==> flow/design.v <==
module controller (
    input logic clk,
    input logic reset,
    output logic load_sreg,
    output logic transmit_pixel,
    output logic [5:0] pixel,
    output logic [4:0] frame
);
    localparam TRANSMIT_FRAME       = 1'b0;
    localparam IDLE                 = 1'b1;
    localparam [2:0] READ_CH_VALS   = 3'b001;
    localparam [2:0] LOAD_SREG      = 3'b010;
    localparam [2:0] TRANSMIT_PIXEL = 3'b100;
    localparam [8:0] TRANSMIT_CYCLES    = 9'd360;        
    localparam [22:0] IDLE_CYCLES       = 23'd2400;
    logic state;
    logic next_state;
    logic [2:0] transmit_phase;
    logic [2:0] next_transmit_phase;
    logic [5:0] pixel_counter;
    logic [4:0] frame_counter;
    logic [8:0] transmit_counter;
    logic [22:0] idle_counter;
    logic transmit_pixel_done;
    logic idle_done;
    assign transmit_pixel_done = (transmit_counter == TRANSMIT_CYCLES - 1);
    assign idle_done = (idle_counter == IDLE_CYCLES - 1);
    always_ff @(posedge clk) begin
        if (reset) begin
            state <= TRANSMIT_FRAME;
            transmit_phase <= READ_CH_VALS;
        end
        else begin
            state <= next_state;
            transmit_phase <= next_transmit_phase;
        end
    end
    always_comb begin
        next_state = state;
        case (state)
            TRANSMIT_FRAME:
                if ((pixel_counter == 6'd63) && (transmit_pixel_done))
                    next_state = IDLE;
                else
                    next_state = TRANSMIT_FRAME;
            IDLE:
                if (idle_done)
                    next_state = TRANSMIT_FRAME;
                else
                    next_state = IDLE;
        endcase
    end
    always_comb begin
        next_transmit_phase = READ_CH_VALS;
        if (state == TRANSMIT_FRAME) begin
            case (transmit_phase)
                READ_CH_VALS:
                    next_transmit_phase = LOAD_SREG;
                LOAD_SREG:
                    next_transmit_phase = TRANSMIT_PIXEL;
                TRANSMIT_PIXEL:
                    next_transmit_phase = transmit_pixel_done ? READ_CH_VALS : TRANSMIT_PIXEL;
                default: ;
            endcase
        end
    end
    always_ff @(posedge clk) begin
        if (reset) begin
            pixel_counter <= 6'd0;
        end
        else if ((state == TRANSMIT_FRAME) && transmit_pixel_done) begin
            pixel_counter <= pixel_counter + 1;
        end
    end
    always_ff @(posedge clk) begin
        if (reset) begin
            frame_counter <= 5'd0;
        end
        else if (idle_done) begin
            frame_counter <= frame_counter + 1;
        end
    end
    always_ff @(posedge clk) begin
        if (reset) begin
            transmit_counter <= 9'd0;
        end
        else if (transmit_phase == TRANSMIT_PIXEL) begin
            transmit_counter <= transmit_counter + 1;
        end
        else begin
            transmit_counter <= 9'd0;
        end
    end
    always_ff @(posedge clk) begin
        if (reset) begin
            idle_counter <= 23'd0;
        end
        else if (state == IDLE) begin
            idle_counter <= idle_counter + 1;
        end
        else begin
            idle_counter <= 23'd0;
        end
    end
    assign pixel = pixel_counter;
    assign frame = frame_counter;
    assign load_sreg = (transmit_phase == LOAD_SREG);
    assign transmit_pixel = (transmit_phase == TRANSMIT_PIXEL);
endmodule
module ws2812b(
    input logic clk,
    input logic reset,
    input logic serial_in,
    input logic transmit,
    output logic ws2812b_out,
    output logic shift
);
    localparam IDLE = 1'b0;
    localparam TRANSMITTING = 1'b1;
    localparam T0_CYCLE_COUNT = 4'd5;
    localparam T1_CYCLE_COUNT = 4'd10;
    localparam MAX_CYCLE_COUNT = 4'd15;
    logic state;
    logic [3:0] cycle_count;
    logic bit_being_sent;
    always_ff @(posedge clk) begin
        if (reset) begin
            state <= IDLE;
            cycle_count <= 4'd0;
            bit_being_sent <= 1'b0;
        end
        else begin
            case (state)
                IDLE:
                    if (transmit == 1'b1) begin
                        state <= TRANSMITTING;
                        cycle_count <= 4'd0;
                        bit_being_sent <= serial_in;
                    end
                TRANSMITTING:
                    if (transmit == 1'b0) begin
                        state <= IDLE;
                    end
                    else if (cycle_count == MAX_CYCLE_COUNT - 1) begin
                        cycle_count <= 4'd0;
                        bit_being_sent <= serial_in;
                    end
                    else begin
                        cycle_count <= cycle_count + 1;
                    end
                default:
                    state <= IDLE;
            endcase
        end
    end
    always_comb begin
        if (state == TRANSMITTING)
            if (bit_being_sent == 1'b0)
                ws2812b_out = (cycle_count < T0_CYCLE_COUNT);
            else
                ws2812b_out = (cycle_count < T1_CYCLE_COUNT);
        else
            ws2812b_out = 1'b0;
    end
    assign shift = (state == TRANSMITTING) && (cycle_count == 4'd0);
endmodule
module rules (
    input logic clk,
    input logic reset,
    input logic step,            
    input logic [127:0] initial_pattern,
    output logic [127:0] grid    
);
    logic [127:0] next_grid;
    always_ff @(posedge clk) begin
        if (reset) begin
            grid <= initial_pattern;
        end
        else if (step) begin
            grid <= next_grid;
        end
    end
    function automatic int neighbors(input int row, input int col, input logic [127:0] g);
        int living;
        int r, c, nr, nc, idx;
        living = 0;
            for (nr = -1; nr <= 1; nr++) begin  
                for (nc = -1; nc <= 1; nc++) begin  
                    if (!(nr == 0 && nc == 0)) begin  
                        r = (row + nr + 8) % 8;  
                        c = (col + nc + 8) % 8;  
                        idx = r * 8 + c;  
                        if (g[2*idx +: 2] == 2'b11) living++;  
                    end
                end
            end
        neighbors =  living;  
    endfunction
generate;
    genvar ir, ic;
    for (ir=0; ir<8; ir++) begin  
        for (ic=0; ic<8; ic++) begin  
            localparam int index = ir * 8 + ic;  
            int living_neighbors;
            always_comb begin
                living_neighbors = neighbors(ir, ic, grid); 
                if (grid[2*index +: 2] == 2'b11) begin  
                    if (living_neighbors == 2 || living_neighbors==3) begin
                        next_grid[2*index +: 2] = 2'b11;
                    end
                    else begin
                        next_grid[2*index +: 2] = 2'b01;
                    end
                end
                else if (grid[2*index +: 2] == 2'b01) begin  
                    if (living_neighbors == 3) begin
                        next_grid[2*index +: 2] = 2'b11;
                    end
                    else begin
                        next_grid[2*index +: 2] = 2'b10;
                    end
                end
                else if (grid[2*index +: 2] == 2'b10) begin  
                    if (living_neighbors == 3) begin
                        next_grid[2*index +: 2] = 2'b11;
                    end
                    else begin
                        next_grid[2*index +: 2] = 2'b00;
                    end
                end
                else  begin  
                    if (living_neighbors == 3) begin
                        next_grid[2*index +: 2] = 2'b11;
                    end
                    else begin
                        next_grid[2*index +: 2] = 2'b00;
                    end
                end
            end
        end
    end
endgenerate
endmodule
module top(
    input logic         clk,
    input logic         SW,          
    input logic [63:0]  pattern,     
    output logic        _48b         
);
    logic [127:0] grid;
    logic [127:0] initial_pattern;
    logic step_game;
    logic reset;
    logic [23:0] shift_reg;
    logic shift;
    logic ws2812b_out;
    logic [5:0] pixel;
    logic load_sreg;
    logic transmit_pixel;
    logic [4:0] frame;
    logic [4:0] last_frame;
    localparam [23:0] OFF     = 24'h000000;
    localparam [23:0] RED     = 24'h00FF00;
    localparam [23:0] GREEN   = 24'hFF0000;
    localparam [23:0] BLUE    = 24'h0000FF;
    genvar gi;
    generate
        for (gi = 0; gi < 64; gi++) begin : g_init
            assign initial_pattern[2*gi +: 2] = pattern[gi] ? 2'b11 : 2'b00;
        end
    endgenerate
    assign reset = ~SW;
    rules u3 (
        .clk(clk),
        .reset(reset),
        .step(step_game),
        .initial_pattern(initial_pattern),
        .grid(grid)  
    );
    ws2812b u4 (
        .clk            (clk),
        .reset          (reset),
        .serial_in      (shift_reg[23]),
        .transmit       (transmit_pixel),
        .ws2812b_out    (ws2812b_out),
        .shift          (shift)
    );
    controller u5 (
        .clk            (clk),
        .reset          (reset),
        .load_sreg      (load_sreg),
        .transmit_pixel (transmit_pixel),
        .pixel          (pixel),
        .frame          (frame)
    );
    always_ff @(posedge clk) begin
        if (reset)
            last_frame <= 5'd0;
        else
            last_frame <= frame;
    end
    assign step_game = (frame != last_frame);  
    always_ff @(posedge clk) begin
        if (reset) begin
            shift_reg <= OFF;
        end
        else if (load_sreg) begin
            if (grid[2*pixel +: 2] == 2'b11) begin  
                shift_reg <= GREEN;
            end
            else if (grid[2*pixel +: 2] == 2'b01) begin  
                shift_reg <= BLUE;
            end
            else if (grid[2*pixel +: 2] == 2'b10) begin  
                shift_reg <= RED;
            end
            else begin  
                shift_reg <= OFF;
            end
        end
        else if (shift) begin
            shift_reg <= { shift_reg[22:0], 1'b0 };
        end
    end
    assign _48b = ws2812b_out;
endmodule
==> Reports on top <==
The steps from the RTL of top to its reports follow in flow order.
Line numbers count from 1 in the design file above.
Cell names lack the library's common part.
{ "setup": {"top": "top", "clock_port": "clk", "library": "sky130hd", "corner": "tt_025C_1v80"} }

==> Word-level counts <==
Counts by Yosys on the flattened word-level netlist (proc, flatten, opt, wreduce; memories kept). Register bits leave out memories and registers merged into their read ports (data or address). Print and check cells are left out. Cells with the same type and inputs are merged into one.
{ "bits": {"reg_bits": 210, "latch_bits": 0, "mem_bits_rw": 0, "mem_bits_ro": 0, "clocked_rd_ports_x_width": 0, "memories": 0, "output_inout_bits": 1, "wordCells": 1735} }
{ "op_classes": {"addsub": 453, "mul": 0, "n_div": 0, "n_cmp": 2, "n_eq": 271, "n_shift": 1, "muxes": 919, "bitwise": 3, "reduce_and_logical": 74} }
{ "op_table": {"columns": ["operator", "count"], "rows": [
  ["adder 32 x 2 -> 32 bit with constant B", 448],
  ["2-to-1 mux 32 bit", 448],
  ["== test 32 x 3 -> 1 bit with constant B", 128],
  ["2-to-1 mux 2 bit", 320],
  ["2-to-1 mux 128 bit", 2],
  ["2-to-1 mux 1 bit", 136],
  ["== test 2 bit with constant B", 66],
  ["== test 2 x 1 -> 1 bit with constant B", 65],
  ["variable part select 128 x 8 -> 2 bit", 1],
  ["2-to-1 mux 24 bit", 3],
  ["logical OR 1 bit", 64],
  ["2-to-1 mux 16 bit", 2],
  ["adder 23 x 1 -> 23 bit with constant B", 1],
  ["== test 23 x 12 -> 1 bit with constant B", 1],
  ["2-to-1 mux 4 bit", 3],
  ["adder 9 x 1 -> 9 bit with constant B", 1],
  ["== test 9 bit with constant B", 1],
  ["case mux 3 bit (select 3 bit)", 1],
  ["case mux 4 bit (select 2 bit)", 1],
  ["!= test 2 x 1 -> 1 bit with constant B", 3],
  ["AND reduction 2 bit", 3],
  ["adder 6 x 1 -> 6 bit with constant B", 1],
  ["== test 6 bit with constant B", 1],
  ["adder 5 x 1 -> 5 bit with constant B", 1],
  ["!= test 5 bit", 1],
  ["adder 4 x 1 -> 4 bit with constant B", 1],
  ["less-than comparator 4 x 3 -> 1 bit with constant B", 1],
  ["less-than comparator 4 bit with constant B", 1]
]} }
Other operator kinds: 13; their cells: 18.

==> Longest topological paths <==
Longest topological path by Yosys (ltp), each cell counted once; first at word level (registers and memories cut), then after technology mapping (sequential cells cut; the memories' decode and read muxes count).
{ "depth": {"ltp_word": 22, "abc_area": 0, "ltp_mapped": 32} }

==> Netlist <==
Yosys stat after the flow's synthesis: flattened, memories mapped to cells. It holds for the ABC_AREA given above (unset counts as 0); a run with the other value may have another netlist.
{ "synth_totals": {"cells": 5300, "mapped_area_um2": 41965.2, "sequential_area_um2": 5485.3, "ff_cells": 210, "buf_cells": 351} }
{ "types": {"columns": ["cell_type", "count", "type_area_um2"], "rows": [
  ["ha_1", 388, 4.85E+03],
  ["xnor2_1", 481, 4212.79],
  ["edfxtp_1", 128, 3.84E+03],
  ["xnor3_1", 117, 2.64E+03],
  ["nand2_1", 550, 2064.48],
  ["dfxtp_1", 82, 1.64E+03],
  ["nand3_1", 306, 1.53E+03],
  ["nor2_1", 377, 1.42E+03],
  ["xor2_1", 133, 1.16E+03],
  ["inv_1", 291, 1.09E+03],
  ["o21ai_0", 190, 950.912],
  ["mux4_2", 42, 945.907],
  ["a21oi_1", 180, 900.864],
  ["xor3_1", 31, 736.957],
  ["mux2i_1", 71, 710.682],
  ["and3_1", 109, 681.904],
  ["clkbuf_1", 178, 668.141],
  ["and2_1", 95, 594.32]
]} }
Other cell types: 82; their cells: 1551.
The figures by module come from a second, unflattened synthesis with its own total; it is not the netlist above.
{ "hier_totals": {"cells_unflattened": 5447, "area_unflattened_um2": 43377.9} }
Rows give one instance, submodules left out.
{ "by_module": {"columns": ["module", "n_inst", "cells", "area_um2"], "rows": [
  ["rules", 1, 4928, 38558.2],
  ["top", 1, 235, 2386.0],
  ["controller", 1, 242, 2092.0],
  ["ws2812b", 1, 42, 341.6]
]} }

==> Timing after synthesis <==
Path of least setup slack by OpenSTA after synthesis, without wires, with an ideal clock, recovery checks aside; 20% of the period is set as input and as output delay. Where synthesis merged equal registers, the netlist keeps one of their names.
{ "synth_path": {"kind": "in2reg", "from": "in SW", "to": "reg u3.grid[0]", "period_ns": 10.0, "in_delay_ns": 2.000, "launch_ns": 2.000, "arrival_time_ns": 5.977, "required_ns": 8.570, "path_slack_ns": 2.592, "path_delay_ns": 5.407, "stages": 5, "path_buffers": 4, "period_less_setup_slack_ns": 7.408} }
"path_delay_ns" is the arrival time less input delay plus setup time.
"stages" counts driving pins, that of a launching flip-flop among them; a cell with two outputs on the path counts twice.
"period_less_setup_slack_ns" = period - worst setup slack (recovery checks aside). The figure is calculated, with input and output delays left at 20% of the set period.
The rows between start and end are the longest chain of elaborated cells between them; the timing report does not say that the signal goes this way. Where chains are equally long, one stands for them.
Each line given opens the expression or statement behind the cell; cells for indexed reads and writes are added by Yosys, which also makes memories of some case tables.
Only ways into the end's enable, where the timed path ends, are counted here.
{ "synth_between": {"cell_sequence": "clkbuf_1 -> clkbuf_1 -> clkbuf_1 -> buf_1 -> nand3_1", "elab_chain_len": 1, "cone_cells": 1, "cone_classes": "eq/ne: 1"} }
{ "synth_rtl": {"columns": ["item", "line", "text"], "rows": [
  ["start: declaration", 246, "input logic         SW,"],
  ["!= test 2 x 1 -> 1 bit", null, null],
  ["end: assignment", 177, "grid <= initial_pattern;"],
  ["end: assignment", 180, "grid <= next_grid;"],
  ["end: declaration", 172, "output logic [127:0] grid"]
]} }

==> Timing after layout <==
From the final timing report of run 1: the path of least setup slack in the routed layout; clock arrival at registers is part of the times.
{ "layout_path": {"kind": "reg2reg", "from": "reg u3.grid[119]", "to": "reg u3.grid[9]", "period_ns": 6.7, "launch_ns": 0.59, "arrival_time_ns": 6.06, "required_ns": 7.04, "path_slack_ns": 0.99, "stages": 26, "path_buffers": 0} }
The rows between start and end are the longest chain of elaborated cells between them; the timing report does not say that the signal goes this way. Where chains are equally long, one stands for them.
{ "layout_between": {"cell_sequence": "edfxtp_1 -> and2_1 -> inv_1 -> ha_1 -> xnor2_1 -> ha_1 -> nor2_1 -> a31oi_1 -> ha_1 -> nand3b_1 -> o31ai_1 -> a41oi_1 -> ha_1 -> nand2_1 -> a21boi_0 -> inv_1 -> ha_1 -> nor2_1 -> a21oi_1 -> ha_1 -> xnor3_1 -> nor2_1 -> o21ai_0 -> nor3_1 -> o311ai_0 -> nand3_1", "elab_chain_len": 22, "cone_cells": 25, "cone_classes": "add/sub: 7; eq/ne: 3; mux: 14; reduce/logical: 1"} }
{ "layout_rtl": {"columns": ["item", "line", "text"], "rows": [
  ["start: declaration", 172, "output logic [127:0] grid"],
  ["start: assignment", 177, "grid <= initial_pattern;"],
  ["start: assignment", 180, "grid <= next_grid;"],
  ["== test 2 bit", 193, "if (g[2*idx +: 2] == 2'b11) living++;"],
  ["2-to-1 mux 1 bit", 193, null],
  ["adder 32 x 2 -> 32 bit", 193, null],
  ["2-to-1 mux 32 bit", 193, null],
  ["adder 32 x 2 -> 32 bit", 193, null],
  ["2-to-1 mux 32 bit", 193, null],
  ["adder 32 x 2 -> 32 bit", 193, null],
  ["[8 not listed]", null, null],
  ["2-to-1 mux 32 bit", 193, null],
  ["== test 32 x 3 -> 1 bit", 224, "if (living_neighbors == 3) begin"],
  ["2-to-1 mux 2 bit", 224, null],
  ["2-to-1 mux 2 bit", 215, "else if (grid[2*index +: 2] == 2'b01) begin"],
  ["2-to-1 mux 2 bit", 207, "if (grid[2*index +: 2] == 2'b11) begin"],
  ["2-to-1 mux 128 bit", 179, "else if (step) begin"],
  ["2-to-1 mux 128 bit", 176, "if (reset) begin"],
  ["end: assignment", 177, null],
  ["end: assignment", 180, null],
  ["end: declaration", 172, null]
]} }

==> results <==
Design top on sky130hd. What follows are 4 stored runs of the flow, each under its own settings; their order means nothing. The constraints put input and output delay at 20% of the set period each and load the outputs with 0.01 pF.

Run 1
==> flow/run.sh <==
#!/bin/bash
# the make line also repeats the synthesis and layout settings of config.mk as NAME=value (left out here)
make -C /OpenROAD-flow-scripts/flow DESIGN_CONFIG=/design/flow/config.mk WORK_HOME=/design/flow/orfs CLKGATE_MAP_FILE= finish
==> flow/config.mk <==
export PLATFORM = sky130hd
export DESIGN_NAME = top
export DESIGN_NICKNAME = top
export VERILOG_FILES = /design/flow/design.v
export SDC_FILE = /design/flow/constraint.sdc
export NUM_CORES = 4
export LEC_CHECK = 0
export CAP_MARGIN = 20
export CORE_MARGIN = 2
export CORE_UTILIZATION = 40
export SLEW_MARGIN = 20
==> flow/constraint.sdc <==
create_clock -name core_clock -period 6.7 [get_ports {clk}]
set_input_delay 1.3400 -clock core_clock [delete_from_list [all_inputs] [get_ports {clk}]]
set_output_delay 1.3400 -clock core_clock [all_outputs]
set_load 0.01 [all_outputs]

==> results of run 1, as JSON <==
{
  "design.die.area_um2": 107518.0,
  "holdWs_ns": 0.440,
  "yosys.chip_area_um2": 41965.2,
  "layout_stdcell_area_um2": 45348.5,
  "final_setup_ws_ns": 0.985
}

Run 2
==> flow/run.sh <==
#!/bin/bash
# the make line also repeats the synthesis and layout settings of config.mk as NAME=value (left out here)
make -C /OpenROAD-flow-scripts/flow DESIGN_CONFIG=/design/flow/config.mk WORK_HOME=/design/flow/orfs CLKGATE_MAP_FILE= finish
==> flow/config.mk <==
export PLATFORM = sky130hd
export DESIGN_NAME = top
export DESIGN_NICKNAME = top
export VERILOG_FILES = /design/flow/design.v
export SDC_FILE = /design/flow/constraint.sdc
export NUM_CORES = 4
export LEC_CHECK = 0
export ABC_AREA = 1
export CAP_MARGIN = 10
export CELL_PAD_IN_SITES_DETAIL_PLACEMENT = 1
export CORE_ASPECT_RATIO = 1.12
export CORE_MARGIN = 3
export CORE_UTILIZATION = 39
export CTS_CLUSTER_SIZE = 34
export GPL_TIMING_DRIVEN = 1
export MIN_ROUTING_LAYER = met2
export PLACE_DENSITY = 0.72
export SETUP_SLACK_MARGIN = 1.57
export SLEW_MARGIN = 20
export TNS_END_PERCENT = 25
==> flow/constraint.sdc <==
create_clock -name core_clock -period 6.8 [get_ports {clk}]
set_input_delay 1.3600 -clock core_clock [delete_from_list [all_inputs] [get_ports {clk}]]
set_output_delay 1.3600 -clock core_clock [all_outputs]
set_load 0.01 [all_outputs]

==> results of run 2, as JSON <==
{
  "outcome": "not finished: routing ended with error GRT-0116"
}

Run 3
==> flow/run.sh <==
#!/bin/bash
# the make line also repeats the synthesis and layout settings of config.mk as NAME=value (left out here)
make -C /OpenROAD-flow-scripts/flow DESIGN_CONFIG=/design/flow/config.mk WORK_HOME=/design/flow/orfs CLKGATE_MAP_FILE= finish
==> flow/config.mk <==
export PLATFORM = sky130hd
export DESIGN_NAME = top
export DESIGN_NICKNAME = top
export VERILOG_FILES = /design/flow/design.v
export SDC_FILE = /design/flow/constraint.sdc
export NUM_CORES = 4
export LEC_CHECK = 0
export CAP_MARGIN = 20
export CELL_PAD_IN_SITES_DETAIL_PLACEMENT = 1
export CELL_PAD_IN_SITES_GLOBAL_PLACEMENT = 1
export CORE_ASPECT_RATIO = 0.56
export CORE_MARGIN = 2
export CORE_UTILIZATION = 40
export CTS_CLUSTER_DIAMETER = 129
export CTS_CLUSTER_SIZE = 24
export GPL_TIMING_DRIVEN = 0
export HOLD_SLACK_MARGIN = -0.01
export SLEW_MARGIN = 20
export TNS_END_PERCENT = 85
==> flow/constraint.sdc <==
create_clock -name core_clock -period 10.0 [get_ports {clk}]
set_input_delay 2.0000 -clock core_clock [delete_from_list [all_inputs] [get_ports {clk}]]
set_output_delay 2.0000 -clock core_clock [all_outputs]
set_load 0.01 [all_outputs]

==> results of run 3, as JSON <==
{
  "design.die.area_um2": 107630.0,
  "holdWs_ns": 0.450,
  "yosys.chip_area_um2": 41965.2,
  "layout_stdcell_area_um2": 45403.5,
  "final_setup_ws_ns": 0.846
}

Run 4
==> flow/run.sh <==
#!/bin/bash
# the make line also repeats the synthesis and layout settings of config.mk as NAME=value (left out here)
make -C /OpenROAD-flow-scripts/flow DESIGN_CONFIG=/design/flow/config.mk WORK_HOME=/design/flow/orfs CLKGATE_MAP_FILE= finish
==> flow/config.mk <==
export PLATFORM = sky130hd
export DESIGN_NAME = top
export DESIGN_NICKNAME = top
export VERILOG_FILES = /design/flow/design.v
export SDC_FILE = /design/flow/constraint.sdc
export NUM_CORES = 4
export LEC_CHECK = 0
export CAP_MARGIN = 0
export CELL_PAD_IN_SITES_DETAIL_PLACEMENT = 1
export CORE_MARGIN = 6
export CORE_UTILIZATION = 69
export CTS_CLUSTER_SIZE = 87
export GPL_ROUTABILITY_DRIVEN = 0
export MAX_ROUTING_LAYER = met4
export MIN_ROUTING_LAYER = met1
export SETUP_SLACK_MARGIN = -0.14
export SLEW_MARGIN = 20
export TNS_END_PERCENT = 80
==> flow/constraint.sdc <==
create_clock -name core_clock -period 5.71 [get_ports {clk}]
set_input_delay 1.1420 -clock core_clock [delete_from_list [all_inputs] [get_ports {clk}]]
set_output_delay 1.1420 -clock core_clock [all_outputs]
set_load 0.01 [all_outputs]

==> results of run 4, as JSON <==
{
  "outcome": "not finished: placement ended with error DPL-0033"
}
